==> flow/design.v <==
`timescale 1ns/10ps
module  CONV(
  input                      clk,
  input                      reset,
  output logic               busy,	
  input                      ready,	
  output logic        [13:0] iaddr,
  input               [7:0]  idata,	
  output logic               ioe,
  output logic               wen_L0,
  output logic               oe_L0,
  output logic        [13:0] addr_L0,
  output logic        [11:0] w_data_L0,
  input               [11:0] r_data_L0,
  output logic               wen_L1,
  output logic               oe_L1,
  output logic        [11:0] addr_L1,
  output logic        [11:0] w_data_L1,
  input               [11:0] r_data_L1,
  output logic               oe_weight,
  output logic        [15:0] addr_weight,
  input  logic signed [7:0]  r_data_weight,
  output logic               wen_L2,
  output logic        [3:0]  addr_L2,
  output logic        [31:0] w_data_L2
  );
  assign oe_L0 = 1'b0;
  localparam INITIAL0 = 0;
  localparam READ0    = 1;
  localparam EXECUTE0 = 2;
  localparam WRITE0   = 3;
  localparam DONE0    = 4;
  localparam EXECUTE1 = 0;
  localparam IDLE10   = 1;
  localparam WRITE1   = 2;
  localparam IDLE11   = 3;
  localparam DONE1    = 4;
  localparam INITIAL2 = 0;
  localparam IDLE20   = 1;
  localparam IDLE21   = 2;
  localparam READ2    = 3;
  localparam IDLE22   = 4;
  localparam IDLE23   = 5;
  localparam IDLE24   = 6;
  localparam IDLE25   = 7;
  localparam WRITE2   = 8;
  reg  [2:0]  layer0_cs;
  reg  [2:0]  layer0_ns;
  reg  [2:0]  layer1_cs;
  reg  [2:0]  layer1_ns;
  reg  [3:0]  layer2_cs;
  reg  [3:0]  layer2_ns;
  reg  [7:0]  column0_cnt;
  reg  [7:0]  column1_cnt;
  reg  [7:0]  row0_cnt;
  reg  [12:0] AfterFilter [0:8];
  reg  [7:0]  weight; 
  reg  [11:0] flatten;
  wire read0_done;
  wire read2_done;
  wire execute0_done;
  wire execute1_done;
  wire write0_done;
  wire write1_done;
  wire sr1_en;
  wire sr2_en;
  wire idle;
  assign read0_done = (iaddr==14'd130);
  assign read2_done = (addr_L1==4095);
  assign execute0_done = (iaddr==14'd133);
  assign execute1_done = (addr_L0==14'd129);
  assign write0_done = (addr_L0==16383);
  assign write1_done = (addr_L1==4095);
  assign sr1_en = (layer0_cs>=READ0);
  assign sr2_en = (layer1_cs>=EXECUTE1);
  assign idle = (column1_cnt>=126 && column1_cnt<255);
  always @(posedge clk, posedge reset) begin
    if (reset) layer0_cs <= INITIAL0;
    else       layer0_cs <= layer0_ns;
  end
  always @(*) begin
    layer0_ns=3'bx;
    case (layer0_cs)
      INITIAL0:
        begin
          if (ready)          layer0_ns=READ0;
          else                layer0_ns=INITIAL0;   
        end 
      READ0: 
        begin 
          if (read0_done)     layer0_ns=EXECUTE0;
          else                layer0_ns=READ0;     
        end 
      EXECUTE0: 
        begin 
          if (execute0_done)  layer0_ns=WRITE0;
          else                layer0_ns=EXECUTE0;  
        end  
      WRITE0: 
        begin 
          if (write0_done)    layer0_ns=DONE0;
          else                layer0_ns=WRITE0;    
        end
      DONE0:
        begin
                              layer0_ns=DONE0;     
        end
    endcase
  end
  always @(*) begin
    ioe=1;
    case (layer0_cs)
      INITIAL0:
        begin
        end
      READ0:
        begin
        end
      EXECUTE0:
        begin
        end
      WRITE0:
        begin
        end
      DONE0:
        begin
        end
    endcase
  end
  always @(posedge clk, posedge reset) begin
    if (reset) begin
      wen_L0<=0;
    end else begin
      if (layer0_ns==WRITE0) begin
        wen_L0<=1;
      end else begin
        wen_L0<=0;
      end
    end
  end
  always @(posedge clk, posedge reset) begin
    if (reset) layer1_cs <= EXECUTE1;
    else       layer1_cs <= layer1_ns;
  end
  always @(*) begin
    layer1_ns=2'bx;
    case (layer1_cs)
      EXECUTE1:
        begin
          if (execute1_done)  layer1_ns=IDLE10;
          else                layer1_ns=EXECUTE1;  
        end
      IDLE10:
        begin
                              layer1_ns=WRITE1;
        end
      WRITE1:
        begin
          if (write1_done)    layer1_ns=DONE1;
          else                layer1_ns=IDLE11;
        end
      IDLE11:
        begin
          if (idle)           layer1_ns=IDLE11;    
          else                layer1_ns=WRITE1;
        end
      DONE1:
        begin
                              layer1_ns=DONE1;     
        end
    endcase
  end
  always @(posedge clk, posedge reset) begin
    if (reset) begin
      wen_L1<=0;
    end else begin
      if (layer1_ns==WRITE1) begin
        wen_L1<=1;
      end else begin
        wen_L1<=0;
      end
    end
  end
  always @(posedge clk, posedge reset) begin
    if (reset) layer2_cs <= INITIAL2;
    else       layer2_cs <= layer2_ns;
  end
  always @(*) begin
    layer2_ns=4'bx;
    case (layer2_cs)
      INITIAL2:
        begin
          if (layer1_cs==DONE1) layer2_ns=IDLE20;
          else                  layer2_ns=INITIAL2;  
        end
      IDLE20:
        begin
                                layer2_ns=IDLE21; 
        end      
      IDLE21:      
        begin      
                                layer2_ns=READ2;   
        end
      READ2:
        begin
          if (read2_done)       layer2_ns=IDLE22;
          else                  layer2_ns=READ2;     
        end
      IDLE22:
        begin
                                layer2_ns=IDLE23;
        end
      IDLE23:
        begin
                                layer2_ns=IDLE24;   
        end
      IDLE24:
        begin
                                layer2_ns=IDLE25;   
        end
      IDLE25:  
        begin
                                layer2_ns=WRITE2;   
        end
      WRITE2:     
        begin      
                                layer2_ns=READ2;   
        end
    endcase
  end
  always @(*) begin
    wen_L2=0;
    oe_weight=1;
    oe_L1=0;
    case (layer2_cs)
      INITIAL2:
        begin
        end
      IDLE20:
        begin
          oe_L1=1;
        end
      IDLE21:
        begin
          oe_L1=1;
        end
      READ2:
        begin
          oe_L1=1;
        end
      IDLE22:
        begin
          oe_L1=1;
        end
      IDLE23:
        begin
          oe_L1=1;
        end
      IDLE24:
        begin
          oe_L1=1;
        end
      IDLE25:  
        begin
          oe_L1=1;
        end
      WRITE2: 
        begin
          wen_L2=1;
          oe_L1=1;
        end
    endcase
  end
  always @(posedge clk, posedge reset) begin
    if (reset) begin
      iaddr <= 0;
    end else begin
      iaddr <= iaddr+1;
    end
  end
  always @(posedge clk, posedge reset) begin
    if (reset) begin
      column0_cnt <= 0;
    end else begin
      if (layer0_cs>=EXECUTE0) begin
        if (column0_cnt!=127 && ioe) begin
          column0_cnt <= column0_cnt+1;
        end else if (column0_cnt==127 && ioe) begin
          column0_cnt <= 0;
        end
      end
    end
  end
  always @(posedge clk, posedge reset) begin
    if (reset) begin
      row0_cnt <= 0;
    end else begin
      if (layer0_cs>=EXECUTE0) begin
        if (column0_cnt!=127 && ioe) begin
          row0_cnt <= row0_cnt;
        end else if (column0_cnt==127 && ioe) begin
          row0_cnt <= row0_cnt+1;
        end
      end
    end
  end
  always @(posedge clk, posedge reset) begin
    if (reset) begin
      column1_cnt <= 0;
    end else begin
      if (layer1_cs>=WRITE1) begin
        if (column1_cnt!=255) begin
          column1_cnt <= column1_cnt+1;
        end else if (column1_cnt==255) begin
          column1_cnt <= 0;
        end
      end
    end
  end
  wire [7:0] p0;
  wire [7:0] p1;
  wire [7:0] p2;
  wire [7:0] p3;
  wire [7:0] p4;
  wire [7:0] p5;
  wire [7:0] p6;
  wire [7:0] p7;
  wire [7:0] p8;
  wire [8:0] p0_shf;
  wire [8:0] p5_shf;
  wire [8:0] p7_shf;
  wire [8:0] p8_shf;
  assign p0_shf = p0<<1;
  assign p5_shf = p5<<1;
  assign p7_shf = p7<<1;
  assign p8_shf = p8<<1;
  sr_8x259 sr1 (
    .clk(clk),
    .en(sr1_en),
    .sr_in(idata),
    .sr_tap1(p0),
    .sr_tap2(p1),
    .sr_tap3(p2),
    .sr_tap4(p3),
    .sr_tap5(p4),
    .sr_tap6(p5),
    .sr_tap7(p6),
    .sr_tap8(p7),
    .sr_tap9(p8)
  );
  always @(*) begin
    AfterFilter[0] =  - (p0_shf)       ;
    AfterFilter[1] =     0             ;
    AfterFilter[2] =     p2            ;
    AfterFilter[3] =     0             ;
    AfterFilter[4] =     p4            ;
    AfterFilter[5] =     p5_shf        ;
    AfterFilter[6] =     p6            ;
    AfterFilter[7] =     p7_shf        ;
    AfterFilter[8] =  -((p8_shf)+p8)   ;
    if (row0_cnt==0) begin
      AfterFilter[0] = 0;
      AfterFilter[1] = 0;
      AfterFilter[2] = 0;
    end
    if (column0_cnt==0) begin
      AfterFilter[0] = 0;
      AfterFilter[3] = 0;
      AfterFilter[6] = 0;
    end 
    if (column0_cnt==127) begin
      AfterFilter[2] = 0;
      AfterFilter[5] = 0;
      AfterFilter[8] = 0;
    end 
    if (row0_cnt==127) begin
      AfterFilter[6] = 0;
      AfterFilter[7] = 0;
      AfterFilter[8] = 0;
    end 
  end
  wire [12:0] add0_0;
  wire [12:0] add1_0;
  wire [12:0] add2_0;
  wire [12:0] add3_0;
  reg  [12:0] add0;
  reg  [12:0] add1;
  reg  [12:0] add2;
  reg  [12:0] add3;
  assign add0_0 = AfterFilter[0]+AfterFilter[2];
  assign add1_0 = AfterFilter[4]+AfterFilter[5];
  assign add2_0 = AfterFilter[6]+AfterFilter[7];
  assign add3_0 = AfterFilter[8];
  always @(posedge clk, posedge reset) begin
    if (reset) begin
      add0 <= 0; 
      add1 <= 0;
      add2 <= 0;
      add3 <= 0;
    end else begin
      add0 <= add0_0; 
      add1 <= add1_0;
      add2 <= add2_0;
      add3 <= add3_0;
    end
  end
  wire [12:0] add4_1;
  wire [12:0] add5_1;
  reg  [12:0] add4;
  reg  [12:0] add5;
  assign add4_1 = add0+add1;
  assign add5_1 = add2+add3;
  always @(posedge clk, posedge reset) begin
    if (reset) begin
      add4 <= 0;
      add5 <= 0;
    end else begin
      add4 <= add4_1;
      add5 <= add5_1;
    end
  end
  wire [12:0] add6_2;
  assign add6_2 = add4+add5;
  always @(posedge clk, posedge reset) begin
    if (reset) begin
      w_data_L0 <= 0;
    end else begin
      if (add6_2[12]) begin
        w_data_L0 <= 0;
      end else begin
        w_data_L0 <= add6_2;
      end
    end
  end
  always @(posedge clk, posedge reset) begin
    if (reset) begin
      addr_L0 <= 0;
    end else begin
      if (wen_L0) begin
        addr_L0 <= addr_L0+1;
      end
    end
  end
  wire [11:0] reg0;
  wire [11:0] reg1;
  sr_12x130 sr2 (
    .clk(clk),
    .en(sr2_en),
    .sr_in(w_data_L0),
    .sr_tap1(reg0),
    .sr_tap2(reg1)
  );
  reg [11:0] max_temp;
  always @(posedge clk, posedge reset) begin
    if (reset) begin
      max_temp <= 0;
    end else begin
      if (reg0>=reg1) begin
        max_temp <= reg0;
      end else begin
        max_temp <= reg1;
      end
    end
  end
  always @(posedge clk, posedge reset) begin
    if (reset) begin
      w_data_L1 <= 0;
    end else begin
      if (max_temp>= reg0 && max_temp>= reg1) begin
        w_data_L1 <= max_temp;
      end else if (reg0>= max_temp && reg0>= reg1) begin
        w_data_L1 <= reg0;
      end else begin
        w_data_L1 <= reg1;
      end
    end
  end
  always @(posedge clk, posedge reset) begin
    if (reset) begin
      addr_L1 <= 0;
    end else begin
      if (wen_L1||layer1_cs==DONE1) begin
        addr_L1 <= addr_L1+1;
      end
    end
  end
  always @(posedge clk, posedge reset) begin
    if (reset) begin
      addr_weight <= 0;
    end else begin
      if (layer1_cs==DONE1) begin
        addr_weight <= addr_weight+1;
      end
    end
  end
  always @(posedge clk, posedge reset) begin
    if (reset) begin
      weight <= 0;
      flatten <= 0;
    end else begin
      weight <= r_data_weight;
      flatten <= r_data_L1;
    end
  end
  wire [20:0] fc0;
  reg [20:0] fc;
  mul FC (
    .in1(weight),
    .in2({1'b0,flatten}),
    .out(fc0)
  );
  always @(posedge clk, posedge reset) begin
    if (reset) begin
      fc <= 0;
    end else begin
      fc <= fc0;
    end
  end
  reg  [31:0] fc_acc;
  wire [31:0] fc_sum0;
  wire [31:0] signed_fc;
  wire [31:0] signed_fc_acc;
  assign signed_fc = $signed(fc);
  assign signed_fc_acc = $signed(fc_acc);
  CLA32 cla (
    .a(signed_fc),
    .b(signed_fc_acc),
    .cin(1'b0),
    .out(fc_sum0)
  );
  always @(posedge clk, posedge reset) begin
    if (reset) begin
      fc_acc <= 0;
    end else begin 
      if (layer2_cs==IDLE24) begin
        fc_acc <= 0;
      end else begin
        if ((layer2_cs==READ2||layer2_cs==IDLE21||layer2_cs==IDLE22||layer2_cs==IDLE23||layer2_cs==IDLE25||layer2_cs==WRITE2) && addr_L1!=2) begin
          fc_acc <= fc_sum0;
        end
      end
    end
  end
  reg [31:0] fc_sum;
  always @(posedge clk, posedge reset) begin
    if (reset) begin
      fc_sum <= 0;
    end else begin
      fc_sum <= fc_sum0;
    end
  end
  reg [31:0] w_data_L2_reg;
  wire [15:0] fc_sum_shf;
  assign fc_sum_shf = fc_sum>>16;
  always @(*) begin
    if (fc_sum[31]==1) begin
      w_data_L2_reg = $signed(fc_sum_shf);
    end else begin
      w_data_L2_reg = fc_sum;
    end
  end
  always @(posedge clk, posedge reset) begin
    if (reset) begin
      w_data_L2 <= 0;
    end else begin
      if (layer2_cs==INITIAL2) begin
        w_data_L2 <= 0;
      end else begin
        w_data_L2 <= w_data_L2_reg;
      end
    end       
  end
  always @(posedge clk, posedge reset) begin
    if (reset) begin
      addr_L2 <= 0;
    end else begin
      if (wen_L2) begin
        addr_L2 <= addr_L2+1;
      end
    end
  end
  always @(posedge clk, posedge reset) begin
    if (reset) begin
      busy <= 0;
    end else begin
      case (addr_weight)
        40963: busy <= 1;
        40964: busy <= 0;
      endcase
    end
  end
endmodule
module CLA32 (
  input [31:0] a,
  input [31:0] b,
  input        cin,
  output [32:0] out
);
  wire cout0;
  wire cout1;
  wire cout2;
  CLA8 cla0 (.a(a[7:0]),   .b(b[7:0]),   .cin(cin),   .sum(out[7:0]),   .cout(cout0)   );
  CLA8 cla1 (.a(a[15:8]),  .b(b[15:8]),  .cin(cout0), .sum(out[15:8]),  .cout(cout1)   );
  CLA8 cla2 (.a(a[23:16]), .b(b[23:16]), .cin(cout1), .sum(out[23:16]), .cout(cout2)   );
  CLA8 cla3 (.a(a[31:24]), .b(b[31:24]), .cin(cout2), .sum(out[31:24]), .cout(out[32]) );
endmodule
module CLA8 (
  input [7:0] a,
  input [7:0] b,
  input       cin,
  output [7:0] sum,
  output       cout
);
  wire [7:0] p;
  wire [7:0] g;
  wire [6:0] c;  
  CLG clg8 (
    .cin(cin),
    .p(p),
    .g(g),
    .cout({cout, c[6:0]})
  );
  CLA_FA cla_fa0 (.a(a[0]), .b(b[0]), .cin(cin), .sum(sum[0]), .g(g[0]), .p(p[0]));
  genvar i;
  generate
  for (i=1;i<8;i=i+1) begin:cla_fa
    CLA_FA cla_fa (.a(a[i]), .b(b[i]), .cin(c[i-1]), .sum(sum[i]), .g(g[i]), .p(p[i]));
  end
  endgenerate
endmodule
module CLG (
  input cin,
  input [7:0] p,
  input [7:0] g,
  output [7:0] cout
);
  assign cout[0] = (cin & p[0])                                                  | (g[0])                                                                                                                                                                                                                                                                     ;
  assign cout[1] = (cin & p[0] & p[1])                                           | (g[0] & p[1])                                           | (g[1])                                                                                                                                                                                                           ;
  assign cout[2] = (cin & p[0] & p[1] & p[2])                                    | (g[0] & p[1] & p[2])                                    | (g[1] & p[2])                                    | (g[2])                                                                                                                                                        ;
  assign cout[3] = (cin & p[0] & p[1] & p[2] & p[3])                             | (g[0] & p[1] & p[2] & p[3])                             | (g[1] & p[2] & p[3])                             | (g[2] & p[3])                             | (g[3] )                                                                                                           ;
  assign cout[4] = (cin & p[0] & p[1] & p[2] & p[3] & p[4])                      | (g[0] & p[1] & p[2] & p[3] & p[4])                      | (g[1] & p[2] & p[3] & p[4])                      | (g[2] & p[3] & p[4])                      | (g[3] & p[4])                      | (g[4])                                                                       ;
  assign cout[5] = (cin & p[0] & p[1] & p[2] & p[3] & p[4] & p[5])               | (g[0] & p[1] & p[2] & p[3] & p[4] & p[5])               | (g[1] & p[2] & p[3] & p[4] & p[5])               | (g[2] & p[3] & p[4] & p[5])               | (g[3] & p[4] & p[5])               | (g[4] & p[5])               | (g[5])                                         ;
  assign cout[6] = (cin & p[0] & p[1] & p[2] & p[3] & p[4] & p[5] & p[6])        | (g[0] & p[1] & p[2] & p[3] & p[4] & p[5] & p[6])        | (g[1] & p[2] & p[3] & p[4] & p[5] & p[6])        | (g[2] & p[3] & p[4] & p[5] & p[6])        | (g[3] & p[4] & p[5] & p[6])        | (g[4] & p[5] & p[6])        | (g[5] & p[6])         | (g[6])                 ;
  assign cout[7] = (cin & p[0] & p[1] & p[2] & p[3] & p[4] & p[5] & p[6] & p[7]) | (g[0] & p[1] & p[2] & p[3] & p[4] & p[5] & p[6] & p[7]) | (g[1] & p[2] & p[3] & p[4] & p[5] & p[6] & p[7]) | (g[2] & p[3] & p[4] & p[5] & p[6] & p[7]) | (g[3] & p[4] & p[5] & p[6] & p[7]) | (g[4] & p[5] & p[6] & p[7]) | (g[5] & p[6] & p[7])  | (g[6] & p[7]) | (g[7]) ;
endmodule
module CLA_FA (  
  input a,
  input b,
  input cin,
  output sum,
  output p,
  output g
);
  assign sum = a^b^cin;
  assign p   = a|b;
  assign g   = a&b;
endmodule
module mul (
  input  [7:0]  in1,  
  input  [12:0] in2,  
  output reg [20:0] out  
);
  reg  [20:0] add0;
  reg  [18:0] add1;
  reg  [16:0] add2;
  reg  [14:0] add3;
  reg  [12:0] add4;
  reg  [10:0] add5;
  reg  [8:0]  add6;
  wire [8:0]  in1_shf;
  wire [9:0]  in1_x;   
  wire [9:0]  in1_x2;
  assign in1_shf = in1<<1;
  assign in1_x   = {{2{in1[7]}}, in1};
  assign in1_x2  = in1_x<<1;
  always @(*) begin
    add0=0;
    case ({in2[1:0],1'b0})
      3'b000, 3'b111 : add0 =  0; 
      3'b001, 3'b010 : add0 = $signed( in1     ); 
      3'b101, 3'b110 : add0 = $signed(-in1_x   ); 
      3'b011         : add0 = $signed( in1_shf ); 
      3'b100         : add0 = $signed(-in1_x2  ); 
    endcase
  end
  always @(*) begin
    add1=0;
    case (in2[3:1])
      3'b000, 3'b111 : add1 =  0; 
      3'b001, 3'b010 : add1 = $signed( in1     ); 
      3'b101, 3'b110 : add1 = $signed(-in1_x   ); 
      3'b011         : add1 = $signed( in1_shf ); 
      3'b100         : add1 = $signed(-in1_x2  ); 
    endcase
  end
  always @(*) begin
    add2=0;
    case (in2[5:3])
      3'b000, 3'b111 : add2 =  0; 
      3'b001, 3'b010 : add2 = $signed( in1     ); 
      3'b101, 3'b110 : add2 = $signed(-in1_x   ); 
      3'b011         : add2 = $signed( in1_shf ); 
      3'b100         : add2 = $signed(-in1_x2  ); 
    endcase
  end
  always @(*) begin
    add3=0;
    case (in2[7:5])
      3'b000, 3'b111 : add3 =  0; 
      3'b001, 3'b010 : add3 = $signed( in1     ); 
      3'b101, 3'b110 : add3 = $signed(-in1_x   ); 
      3'b011         : add3 = $signed( in1_shf ); 
      3'b100         : add3 = $signed(-in1_x2  ); 
    endcase
  end
  always @(*) begin
    add4=0;
    case (in2[9:7])
      3'b000, 3'b111 : add4 =  0; 
      3'b001, 3'b010 : add4 = $signed( in1     ); 
      3'b101, 3'b110 : add4 = $signed(-in1_x   ); 
      3'b011         : add4 = $signed( in1_shf ); 
      3'b100         : add4 = $signed(-in1_x2  ); 
    endcase
  end
  always @(*) begin
    add5=0;
    case (in2[11:9])
      3'b000, 3'b111 : add5 =  0; 
      3'b001, 3'b010 : add5 = $signed( in1     ); 
      3'b101, 3'b110 : add5 = $signed(-in1_x   ); 
      3'b011         : add5 = $signed( in1_shf ); 
      3'b100         : add5 = $signed(-in1_x2  ); 
    endcase
  end
  always @(*) begin
    add6=0;
    case ({in2[12],in2[12:11]})
      3'b000, 3'b111 : add6 =  0; 
      3'b001, 3'b010 : add6 = $signed( in1     ); 
      3'b101, 3'b110 : add6 = $signed(-in1_x   ); 
      3'b011         : add6 = $signed( in1_shf ); 
      3'b100         : add6 = $signed(-in1_x2  ); 
    endcase
  end
  wire [20:0] sum0;
  wire [20:0] carry0;
  wire [20:0] carry0_shf;
  assign carry0_shf = carry0<<1;
  adder21 adder21_0 (
    .a(add0),
    .b({add1,2'b0}),
    .cin({add2,4'b0}),
    .sum(sum0),
    .cout(carry0)
  );
  wire [20:0] sum1;
  wire [20:0] carry1;
  wire [20:0] carry1_shf;
  assign carry1_shf = carry1<<1;
  adder21 adder21_1 (
    .a({add3,6'b0}),
    .b({add4,8'b0}),
    .cin({add5,10'b0}),
    .sum(sum1),
    .cout(carry1)
  );
  wire [20:0] sum2;
  wire [20:0] carry2;
  wire [20:0] carry2_shf;
  assign carry2_shf = carry2<<1;
  adder21 adder21_2 (
    .a(sum0),
    .b(carry0_shf),
    .cin(sum1),
    .sum(sum2),
    .cout(carry2)
  );
  wire [20:0] sum3;
  wire [20:0] carry3;
  wire [20:0] carry3_shf;
  assign carry3_shf = carry3<<1;
  adder21 adder21_3 (
    .a(carry1_shf),
    .b(carry2_shf),
    .cin(sum2),
    .sum(sum3),
    .cout(carry3)
  );
  wire [20:0] sum4;
  wire [20:0] carry4;
  wire [20:0] carry4_shf;
  assign carry4_shf = carry4<<1;
  adder21 adder21_4 (
    .a(carry3_shf),
    .b(sum3),
    .cin({add6,12'b0}),
    .sum(sum4),
    .cout(carry4)
  );
  reg [11:0] out_temp0;  
  reg [10:0] out_temp1;
  reg [10:0] out_temp2;
  always @(*) begin
    out_temp0 = sum4[10:0]+carry4_shf[10:0]; 
  end
  always @(*) begin
    out_temp1 = sum4[20:11]+carry4_shf[20:11]+1;  
    out_temp2 = sum4[20:11]+carry4_shf[20:11];    
  end
  always @(*) begin
    if (out_temp0[11]) begin  
      out = {out_temp1, out_temp0[10:0]};
    end else begin            
      out = {out_temp2, out_temp0[10:0]};
    end
  end
endmodule
module adder21 (
  input [20:0] a,
  input [20:0] b,
  input [20:0] cin,
  output [20:0] sum,
  output [20:0] cout
);
  genvar i;
  generate
    for (i=0;i<21;i=i+1) begin:FA
      FA fa (.a(a[i]), .b(b[i]), .cin(cin[i]), .sum(sum[i]), .cout(cout[i]));
    end
  endgenerate
endmodule
module FA (
  input a, 
  input b,
  input cin,
  output sum, 
  output cout 
);
  wire c1, c2, s1;
  HA ha1(.a(a), .b(b), .cout(c1), .sum(s1));
  HA ha2(.a(s1), .b(cin), .cout(c2), .sum(sum));
  or (cout, c1, c2);
endmodule
module HA (
  input a, 
  input b,
  output sum, 
  output cout 
);
  xor (sum, a, b);
  and (cout, a, b);
endmodule
module sr_8x259 (
  input clk,
  input en,
  input  [7:0] sr_in,
  output [7:0] sr_tap1,
  output [7:0] sr_tap2,
  output [7:0] sr_tap3,
  output [7:0] sr_tap4,
  output [7:0] sr_tap5,
  output [7:0] sr_tap6,
  output [7:0] sr_tap7, 
  output [7:0] sr_tap8, 
  output [7:0] sr_tap9 
);
  reg [7:0] sr [0:258];
  integer i;
  always @(posedge clk) begin
    if (en) begin
      sr[258] <= sr_in;
      for (i=0;i<258;i=i+1) begin
        sr[i] <= sr[i+1];
      end
    end
  end
  assign sr_tap1 = sr[0];
  assign sr_tap2 = sr[1];
  assign sr_tap3 = sr[2];
  assign sr_tap4 = sr[128];
  assign sr_tap5 = sr[129];
  assign sr_tap6 = sr[130];
  assign sr_tap7 = sr[256];
  assign sr_tap8 = sr[257];
  assign sr_tap9 = sr[258];
endmodule
module sr_12x130 (
  input clk,
  input en,
  input  [11:0] sr_in,
  output [11:0] sr_tap1,
  output [11:0] sr_tap2
);
  reg [11:0] sr [0:129];
  integer i;
  always @(posedge clk) begin
    if (en) begin
      sr[129] <= sr_in;
      for (i=0;i<129;i=i+1) begin
        sr[i] <= sr[i+1];
      end
    end
  end
  assign sr_tap1 = sr[1];
  assign sr_tap2 = sr[129];
endmodule
# Step by step through the tools: CONV
# Tool output for the design above before and after an edit, in the order of the flow.
# "orig" refers to lines of the RTL above, "edited" to lines of the edited file.
# "delta": "edited" minus "orig" as printed here. "rel_change_pct": 100 x difference / "orig".
# Cell names lack the library's common part.
# Not given: -
[inputs] top_module="CONV" clock_port="clk" library="sky130hd" corner="tt_025C_1v80"

# Edit of the RTL
# The edit as a unified diff against the file above.
# A script made this edit; it was not meant as an optimisation.
# begin of diff
@@ -286,5 +286,5 @@
         if (column0_cnt!=127 && ioe) begin
           column0_cnt <= column0_cnt+1;
-        end else if (column0_cnt==127 && ioe) begin
+        end else begin
           column0_cnt <= 0;
         end
# end of diff

# Word-level counts
# Yosys after proc, flatten, opt, wreduce and memory -nomap, before mapping. Print and check cells are not counted.
# Yosys's memory passes give these memory sizes; they may raise the number of words (mostly to a power of two), join words into wider ones and drop unused or constant bits.
[op_classes] element="n_addsub" orig=23 edited=23 delta=0 rel_change_pct=0.00
[op_classes] element="n_cmp" orig=10 edited=10 delta=0 rel_change_pct=0.00
[op_classes] element="eq_ne" orig=69 edited=69 delta=0 rel_change_pct=0.00
[op_classes] element="mux" orig=45 edited=44 delta=-1 rel_change_pct=-2.22
[op_classes] element="logic" orig=724 edited=724 delta=0 rel_change_pct=0.00
[op_classes] element="reduce_and_logical" orig=45 edited=43 delta=-2 rel_change_pct=-4.44
[op_table] operator="two-way mux 8 bit" orig=6 edited=5 delta=-1 rel_change_pct=-16.67
[op_table] operator="nonzero test 2 bit" orig=4 edited=3 delta=-1 rel_change_pct=-25.00
[op_table] operator="AND reduction 2 bit" orig=2 edited=1 delta=-1 rel_change_pct=-50.00
[op_table] operator="AND 1 bit" orig=296 edited=296 delta=0 rel_change_pct=0.00
[op_table] operator="OR 1 bit" orig=217 edited=217 delta=0 rel_change_pct=0.00
[op_table] operator="XOR 1 bit" orig=210 edited=210 delta=0 rel_change_pct=0.00
[op_table] operator="== test 3 bit with constant B" orig=22 edited=22 delta=0 rel_change_pct=0.00
[op_table] operator="== test 3 x 2 -> 1 bit with constant B" orig=16 edited=16 delta=0 rel_change_pct=0.00
[op_table] operator="OR reduction 2 bit" orig=16 edited=16 delta=0 rel_change_pct=0.00
[op_table] operator="logical NOT 3 bit" orig=8 edited=8 delta=0 rel_change_pct=0.00
[op_table] operator="== test 3 x 1 -> 1 bit with constant B" orig=7 edited=7 delta=0 rel_change_pct=0.00
[op_table] operator="two-way mux 1 bit" orig=7 edited=7 delta=0 rel_change_pct=0.00
[op_table] operator="logical OR 1 bit" orig=6 edited=6 delta=0 rel_change_pct=0.00
[op_table] operator="two-way mux 13 bit" orig=6 edited=6 delta=0 rel_change_pct=0.00
[op_table] operator="adder 13 bit" orig=5 edited=5 delta=0 rel_change_pct=0.00
[op_table] operator="== test 4 x 3 -> 1 bit with constant B" orig=4 edited=4 delta=0 rel_change_pct=0.00
[op_table] operator=">= comparator 12 bit" orig=4 edited=4 delta=0 rel_change_pct=0.00
[op_table] operator="logical AND 1 bit" orig=4 edited=4 delta=0 rel_change_pct=0.00
[op_table] operator="two-way mux 12 bit" orig=4 edited=4 delta=0 rel_change_pct=0.00
[op_table] operator="two-way mux 32 bit" orig=4 edited=4 delta=0 rel_change_pct=0.00
[op_table] operator="adder 8 x 1 -> 8 bit with constant B" orig=3 edited=3 delta=0 rel_change_pct=0.00
[op_table] operator="== test 14 x 8 -> 1 bit with constant B" orig=3 edited=3 delta=0 rel_change_pct=0.00
[op_table] operator="two-way mux 3 bit" orig=3 edited=3 delta=0 rel_change_pct=0.00
[op_table] operator="adder 10 bit" orig=2 edited=2 delta=0 rel_change_pct=0.00
[op_table] operator="adder 14 x 1 -> 14 bit with constant B" orig=2 edited=2 delta=0 rel_change_pct=0.00
[op_table] operator="== test 16 bit with constant B" orig=2 edited=2 delta=0 rel_change_pct=0.00
[op_table] operator="== test 2 bit with constant B" orig=2 edited=2 delta=0 rel_change_pct=0.00
[op_table] operator="== test 4 x 2 -> 1 bit with constant B" orig=2 edited=2 delta=0 rel_change_pct=0.00
# Not every row of either side is listed.
[bits] element="register_bits" orig=3968 edited=3968 delta=0 rel_change_pct=0.00
[bits] element="mem_bits_ro" orig=32 edited=32 delta=0 rel_change_pct=0.00
[bits] element="n_memories" orig=1 edited=1 delta=0 rel_change_pct=0.00
[bits] element="inputBits" orig=43 edited=43 delta=0 rel_change_pct=0.00
[bits] element="output_inout_bits" orig=124 edited=124 delta=0 rel_change_pct=0.00
[bits] element="wordCells" orig=1334 edited=1331 delta=-3 rel_change_pct=-0.22
[memory_table] element="mem_shapes" orig="16 x 2 bit 1R0W" edited="16 x 2 bit 1R0W"

# Depth
# Depth = most cells in a row (Yosys ltp): at word level without a register or memory, in the mapped netlist without a sequential cell, where the memories' decode and read muxes count.
[logic_depth] element="ltp_word" orig=64 edited=64 delta=0 rel_change_pct=0.00
[logic_depth] element="abc_area" orig="0" edited="0"
[logic_depth] element="ltp_mapped" orig=28 edited=28 delta=0 rel_change_pct=0.00
[logic_depth] element="depth_no_buf" orig=26 edited=26 delta=0 rel_change_pct=0.00

# Netlist
# Yosys stat after the flow's synthesis: flattened, memories mapped to cells. It holds for the ABC_AREA given above (unset counts as 0); a run with the other value may have another netlist.
[types] cell="nand2_1" orig=162 edited=146 delta=-16 rel_change_pct=-9.88
[types] cell="nor2_1" orig=177 edited=182 delta=5 rel_change_pct=2.82
[types] cell="nand3_1" orig=29 edited=34 delta=5 rel_change_pct=17.24
[types] cell="nand2b_1" orig=28 edited=23 delta=-5 rel_change_pct=-17.86
[types] cell="xnor2_1" orig=150 edited=146 delta=-4 rel_change_pct=-2.67
[types] cell="mux2i_1" orig=44 edited=48 delta=4 rel_change_pct=9.09
[types] cell="nor3_1" orig=24 edited=20 delta=-4 rel_change_pct=-16.67
[types] cell="a31oi_1" orig=7 edited=3 delta=-4 rel_change_pct=-57.14
[types] cell="nor3b_1" orig=2 edited=5 delta=3 rel_change_pct=150.00
[types] cell="clkbuf_1" orig=67 edited=65 delta=-2 rel_change_pct=-2.99
[types] cell="a21o_1" orig=25 edited=27 delta=2 rel_change_pct=8.00
[types] cell="and3_1" orig=16 edited=18 delta=2 rel_change_pct=12.50
[types] cell="or2_2" orig=12 edited=10 delta=-2 rel_change_pct=-16.67
[types] cell="or3_1" orig=11 edited=9 delta=-2 rel_change_pct=-18.18
[types] cell="inv_1" orig=244 edited=243 delta=-1 rel_change_pct=-0.41
[types] cell="a21oi_1" orig=111 edited=110 delta=-1 rel_change_pct=-0.90
[types] cell="o21ai_0" orig=104 edited=105 delta=1 rel_change_pct=0.96
[types] cell="xor2_1" orig=53 edited=54 delta=1 rel_change_pct=1.89
# Not every row of either side is listed.
[synth_totals] element="stdcells" orig=5856 edited=5830 delta=-26 rel_change_pct=-0.44
[synth_totals] element="area_um2" orig=130777.9 edited=130659.1 delta=-118.8 rel_change_pct=-0.09
[synth_totals] element="seqArea_um2" orig=117365.1 edited=117365.1 delta=0.0 rel_change_pct=0.00
[synth_totals] element="ffs" orig=3966 edited=3966 delta=0 rel_change_pct=0.00
[synth_totals] element="n_buf" orig=79 edited=75 delta=-4 rel_change_pct=-5.06
# The figures by module come from a second, unflattened synthesis with its own total; it is not the netlist above.
[hier_totals] element="hier_cells" orig=6129 edited=6137 delta=8 rel_change_pct=0.13
[hier_totals] element="area_unflattened_um2" orig=133107.7 edited=133137.7 delta=30.0 rel_change_pct=0.02
# Rows give one instance, submodules left out.
[by_module_orig] mod="sr_8x259" n_inst=1 n_cells=2072 area_um2=62219.7 seq_area_um2=62219.7
[by_module_orig] mod="sr_12x130" n_inst=1 n_cells=1548 area_um2=46484.6 seq_area_um2=46484.6
[by_module_orig] mod="CONV" n_inst=1 n_cells=1399 area_um2=15846.4 seq_area_um2=8660.8
[by_module_orig] mod="mul" n_inst=1 n_cells=547 area_um2=3380.7 seq_area_um2=0.0
[by_module_orig] mod="HA" n_inst=210 n_cells=1 area_um2=12.5 seq_area_um2=0.0
[by_module_orig] mod="CLA_FA" n_inst=32 n_cells=6 area_um2=45.0 seq_area_um2=0.0
[by_module_orig] mod="FA" n_inst=105 n_cells=1 area_um2=6.3 seq_area_um2=0.0
[by_module_orig] mod="CLG" n_inst=4 n_cells=14 area_um2=112.6 seq_area_um2=0.0
[by_module_orig] mod="CLA32" n_inst=1 n_cells=0 area_um2=0.0 seq_area_um2=0.0
[by_module_orig] mod="CLA8" n_inst=4 n_cells=0 area_um2=0.0 seq_area_um2=0.0
[by_module_orig] mod="adder21" n_inst=5 n_cells=0 area_um2=0.0 seq_area_um2=0.0
[by_module_edited] mod="sr_8x259" n_inst=1 n_cells=2072 area_um2=62219.7 seq_area_um2=62219.7
[by_module_edited] mod="sr_12x130" n_inst=1 n_cells=1548 area_um2=46484.6 seq_area_um2=46484.6
[by_module_edited] mod="CONV" n_inst=1 n_cells=1399 area_um2=15859.0 seq_area_um2=8660.8
[by_module_edited] mod="mul" n_inst=1 n_cells=555 area_um2=3398.3 seq_area_um2=0.0
[by_module_edited] mod="HA" n_inst=210 n_cells=1 area_um2=12.5 seq_area_um2=0.0
[by_module_edited] mod="CLA_FA" n_inst=32 n_cells=6 area_um2=45.0 seq_area_um2=0.0
[by_module_edited] mod="FA" n_inst=105 n_cells=1 area_um2=6.3 seq_area_um2=0.0
[by_module_edited] mod="CLG" n_inst=4 n_cells=14 area_um2=112.6 seq_area_um2=0.0
[by_module_edited] mod="CLA32" n_inst=1 n_cells=0 area_um2=0.0 seq_area_um2=0.0
[by_module_edited] mod="CLA8" n_inst=4 n_cells=0 area_um2=0.0 seq_area_um2=0.0
[by_module_edited] mod="adder21" n_inst=5 n_cells=0 area_um2=0.0 seq_area_um2=0.0

# Worst setup path after synthesis
# Source: OpenSTA report_checks on the synthesized netlist (no wires, ideal clock, input and output delay 20% of the period each), path of least setup slack; recovery checks are left aside. Register names are those of the netlist, which keeps one name where synthesis merged equal registers.
[synth_path] element="kind" orig="register to register" edited="register to register"
[synth_path] element="startpoint" orig="register layer0_cs" edited="register layer0_cs"
[synth_path] element="endpoint" orig="register sr1.sr[0][0]" edited="register sr1.sr[0][0]"
[synth_path] element="tclk_ps" orig=8000 edited=8000 delta=0 rel_change_pct=0.00
[synth_path] element="setup_ps" orig=13895 edited=13882 delta=-13
[synth_path] element="launch_ps" orig=0 edited=0 delta=0
[synth_path] element="t_arrival_ps" orig=34147 edited=34147 delta=0 rel_change_pct=0.00
[synth_path] element="required_time_ps" orig=-5895 edited=-5882 delta=13
[synth_path] element="slack_ps" orig=-40042 edited=-40029 delta=13
[synth_path] element="delay_ps" orig=48042 edited=48029 delta=-13 rel_change_pct=-0.03
[synth_path] element="path_stages" orig=3 edited=3 delta=0 rel_change_pct=0.00
[synth_path] element="n_path_buf" orig=0 edited=0 delta=0
[synth_path] element="synth_period_reached_ps" orig=48042 edited=48029 delta=-13 rel_change_pct=-0.03
# "delay_ps" = arrival - input delay + setup time.
# "path_stages": output pins that drive a net of the path, with the launching flip-flop's if there is one; two outputs of one cell count as two.
# "synth_period_reached_ps" = period - worst setup slack (recovery checks aside). The figure is calculated, with input and output delays left at 20% of the set period.
# An end named without its bit number is one bit of that signal or, where synthesis recoded a state register, one of its new flip-flops.
# Between the ends stands the longest chain of elaborated cells between them, by number of cells; it is not shown to be the way that was timed. Of several equally long chains one is given.
# A line is the first line of the expression or statement that the cell stems from. Yosys adds cells for indexed reads and writes and turns some case tables into memories.
[synth_via_orig] cell_sequence="dfrtp_1 -> nor3_1 -> nand2_1" elab_chain_cells=1 cone_cells=1 cone_lines=1 cone_classes="1 x compare"
[synth_lines_orig] element="from (decl)" line=47 text="reg  [2:0]  layer0_cs;"
[synth_lines_orig] element="from (assign)" line=78 text="if (reset) layer0_cs <= INITIAL0;"
[synth_lines_orig] element="from (assign)" line=79 text="else       layer0_cs <= layer0_ns;"
[synth_lines_orig] element=">= comparator 3 x 1 -> 1 bit" line=74 text="assign sr1_en = (layer0_cs>=READ0);"
[synth_lines_orig] element="to (assign)" line=874 text="sr[i] <= sr[i+1];"
[synth_lines_orig] element="to (decl)" line=868 text="reg [7:0] sr [0:258];"
[synth_via_edited] cell_sequence="dfrtp_1 -> nor3_1 -> nand2_1" elab_chain_cells=1 cone_cells=1 cone_lines=1 cone_classes="1 x compare"
[synth_lines_edited] element="from (decl)" line=47 text="reg  [2:0]  layer0_cs;"
[synth_lines_edited] element="from (assign)" line=78 text="if (reset) layer0_cs <= INITIAL0;"
[synth_lines_edited] element="from (assign)" line=79 text="else       layer0_cs <= layer0_ns;"
[synth_lines_edited] element=">= comparator 3 x 1 -> 1 bit" line=74 text="assign sr1_en = (layer0_cs>=READ0);"
[synth_lines_edited] element="to (assign)" line=874 text="sr[i] <= sr[i+1];"
[synth_lines_edited] element="to (decl)" line=868 text="reg [7:0] sr [0:258];"

# Path in the finished layout
# From the final timing report of each run of set A: the path of least setup slack in the routed layout; clock arrival at registers is part of the times.
# The report prints the path's times to 10 ps; the period is as set.
[layout_path] element="kind" orig="register to register" edited="register to register"
[layout_path] element="startpoint" orig="register weight[1]" edited="register weight[3]"
[layout_path] element="endpoint" orig="register fc[19]" edited="register fc[20]"
[layout_path] element="tclk_ps" orig=8000 edited=8000 delta=0 rel_change_pct=0.00
[layout_path] element="setup_ps" orig=80 edited=80 delta=0
[layout_path] element="launch_ps" orig=860 edited=870 delta=10 rel_change_pct=1.16
[layout_path] element="t_arrival_ps" orig=7870 edited=7780 delta=-90 rel_change_pct=-1.14
[layout_path] element="required_time_ps" orig=8780 edited=8760 delta=-20 rel_change_pct=-0.23
[layout_path] element="slack_ps" orig=920 edited=980 delta=60
[layout_path] element="path_stages" orig=25 edited=23 delta=-2 rel_change_pct=-8.00
[layout_path] element="n_path_buf" orig=0 edited=0 delta=0
# Between the ends stands the longest chain of elaborated cells between them, by number of cells; it is not shown to be the way that was timed. Of several equally long chains one is given.
[layout_via_orig] cell_sequence="dfrtp_1 -> inv_1 -> ha_1 -> nand2_1 -> or3_1 -> xnor2_1 -> nor2_1 -> a21oi_1 -> o221ai_1 -> nand2_1 -> fa_1 -> fa_1 -> fa_1 -> inv_1 -> ha_1 -> ha_1 -> inv_1 -> o21bai_1 -> a21o_1 -> mux2i_1 -> o21ai_1 -> o311ai_0 -> nand2b_1 -> a21oi_1 -> xnor2_1" elab_chain_cells=17 cone_cells=332 cone_classes="6 x add/sub; 8 x mux; 318 x logic"
[layout_lines_orig] element="from (decl)" line=57 text="reg  [7:0]  weight;"
[layout_lines_orig] element="from (assign)" line=498 text="weight <= 0;"
[layout_lines_orig] element="from (assign)" line=501 text="weight <= r_data_weight;"
[layout_lines_orig] element="negation 10 bit" line=683 text="3'b100         : add0 = $signed(-in1_x2  );"
[layout_lines_orig] element="parallel mux 21 bit (select 4 bit)" line=678 text="case ({in2[1:0],1'b0})"
[layout_lines_orig] element="XOR 1 bit" line=851 text="xor (sum, a, b);"
[layout_lines_orig] element="AND 1 bit" line=852 text="and (cout, a, b);"
[layout_lines_orig] element="OR 1 bit" line=843 text="or (cout, c1, c2);"
[layout_lines_orig] element="XOR 1 bit" line=851
[layout_lines_orig] element="AND 1 bit" line=852
[layout_lines_orig] element="[... 3 more ...]"
[layout_lines_orig] element="OR 1 bit" line=843
[layout_lines_orig] element="XOR 1 bit" line=851
[layout_lines_orig] element="AND 1 bit" line=852
[layout_lines_orig] element="OR 1 bit" line=843
[layout_lines_orig] element="adder 10 bit" line=808 text="out_temp1 = sum4[20:11]+carry4_shf[20:11]+1;"
[layout_lines_orig] element="adder 10 x 1 -> 10 bit" line=808
[layout_lines_orig] element="two-way mux 21 bit" line=812 text="if (out_temp0[11]) begin"
[layout_lines_orig] element="to (assign)" line=514 text="fc <= 0;"
[layout_lines_orig] element="to (assign)" line=516 text="fc <= fc0;"
[layout_lines_orig] element="to (decl)" line=506 text="reg [20:0] fc;"
[layout_via_edited] cell_sequence="dfrtp_1 -> nor2_1 -> nand2_1 -> or3_1 -> nor2_1 -> or2_2 -> mux2i_1 -> a22o_1 -> inv_1 -> fa_1 -> fa_1 -> fa_1 -> inv_1 -> fa_1 -> ha_1 -> and2_1 -> o21ai_0 -> inv_1 -> a41o_1 -> o41ai_2 -> o21bai_1 -> a21oi_1 -> xor2_1" elab_chain_cells=17 cone_cells=353 cone_classes="6 x add/sub; 8 x mux; 339 x logic"
[layout_lines_edited] element="from (decl)" line=57 text="reg  [7:0]  weight;"
[layout_lines_edited] element="from (assign)" line=498 text="weight <= 0;"
[layout_lines_edited] element="from (assign)" line=501 text="weight <= r_data_weight;"
[layout_lines_edited] element="negation 10 bit" line=683 text="3'b100         : add0 = $signed(-in1_x2  );"
[layout_lines_edited] element="parallel mux 21 bit (select 4 bit)" line=678 text="case ({in2[1:0],1'b0})"
[layout_lines_edited] element="XOR 1 bit" line=851 text="xor (sum, a, b);"
[layout_lines_edited] element="AND 1 bit" line=852 text="and (cout, a, b);"
[layout_lines_edited] element="OR 1 bit" line=843 text="or (cout, c1, c2);"
[layout_lines_edited] element="XOR 1 bit" line=851
[layout_lines_edited] element="AND 1 bit" line=852
[layout_lines_edited] element="[... 3 more ...]"
[layout_lines_edited] element="OR 1 bit" line=843
[layout_lines_edited] element="XOR 1 bit" line=851
[layout_lines_edited] element="AND 1 bit" line=852
[layout_lines_edited] element="OR 1 bit" line=843
[layout_lines_edited] element="adder 10 bit" line=808 text="out_temp1 = sum4[20:11]+carry4_shf[20:11]+1;"
[layout_lines_edited] element="adder 10 x 1 -> 10 bit" line=808
[layout_lines_edited] element="two-way mux 21 bit" line=812 text="if (out_temp0[11]) begin"
[layout_lines_edited] element="to (assign)" line=514 text="fc <= 0;"
[layout_lines_edited] element="to (assign)" line=516 text="fc <= fc0;"
[layout_lines_edited] element="to (decl)" line=506 text="reg [20:0] fc;"

# Layout results
# Both versions went through the flow (Yosys, OpenROAD) with the same settings in each pair. Constraints: input delay and output delay 20% of the set period each, output load 0.01 pF.
[flow_settings_set_A] CORE_UTILIZATION=50 period_ns=8.0 CAP_MARGIN=20 CORE_MARGIN=2 SLEW_MARGIN=20
[measured_set_A] element="synth_chip_area_um2" orig=130777.9 edited=130659.1 delta=-118.8 rel_change_pct=-0.09
[measured_set_A] element="design_die_area_um2" orig=265663.0 edited=265421.0 delta=-242.0 rel_change_pct=-0.09
[measured_set_A] element="post_route_stdcell_area_um2" orig=149415.0 edited=149201.0 delta=-214.0 rel_change_pct=-0.14
[measured_set_A] element="worst_setup_slack_ps" orig=915 edited=985 delta=70
[measured_set_A] element="final_setup_tns_ps" orig=0 edited=0 delta=0
[measured_set_A] element="hold_worst_slack_ps" orig=378 edited=379 delta=1
[measured_set_A] element="power.total_mw" orig=42.445 edited=42.510 delta=0.065 rel_change_pct=0.15
[measured_set_A] element="clock_period_reached_ps" orig=7085 edited=7015 delta=-70 rel_change_pct=-0.99
[flow_settings_set_B] ABC_AREA=1 CORE_ASPECT_RATIO=0.76 CORE_UTILIZATION=65 GPL_ROUTABILITY_DRIVEN=0 GPL_TIMING_DRIVEN=0 MAX_ROUTING_LAYER="met4" MIN_ROUTING_LAYER="met1" PLACE_DENSITY_LB_ADDON=0.28 SETUP_SLACK_MARGIN=1.32 period_ns=6.07 CAP_MARGIN=20 CORE_MARGIN=2 SLEW_MARGIN=20
[measured_set_B] element="synth_chip_area_um2" orig=130138.6 edited=130129.8 delta=-8.8 rel_change_pct=-0.01
[measured_set_B] element="design_die_area_um2" orig=203842.0 edited=203828.0 delta=-14.0 rel_change_pct=-0.01
[measured_set_B] element="post_route_stdcell_area_um2" orig=149020.0 edited=149281.0 delta=261.0 rel_change_pct=0.18
[measured_set_B] element="worst_setup_slack_ps" orig=-306 edited=245 delta=551
[measured_set_B] element="final_setup_tns_ps" orig=-856 edited=0 delta=856
[measured_set_B] element="hold_worst_slack_ps" orig=387 edited=385 delta=-2
[measured_set_B] element="power.total_mw" orig=56.925 edited=57.064 delta=0.139 rel_change_pct=0.24
[measured_set_B] element="clock_period_reached_ps" orig=6376 edited=5825 delta=-551 rel_change_pct=-8.64
# By "clock_period_reached_ps" is meant the clock period of the run minus its worst setup slack. This is arithmetic on one report: input and output delays are still those of the set period (20% each).
# By "power.total_mw" is meant OpenSTA's value without simulated activity: inputs other than the clock are taken to toggle once in ten clock periods, and the tool carries that through the logic.
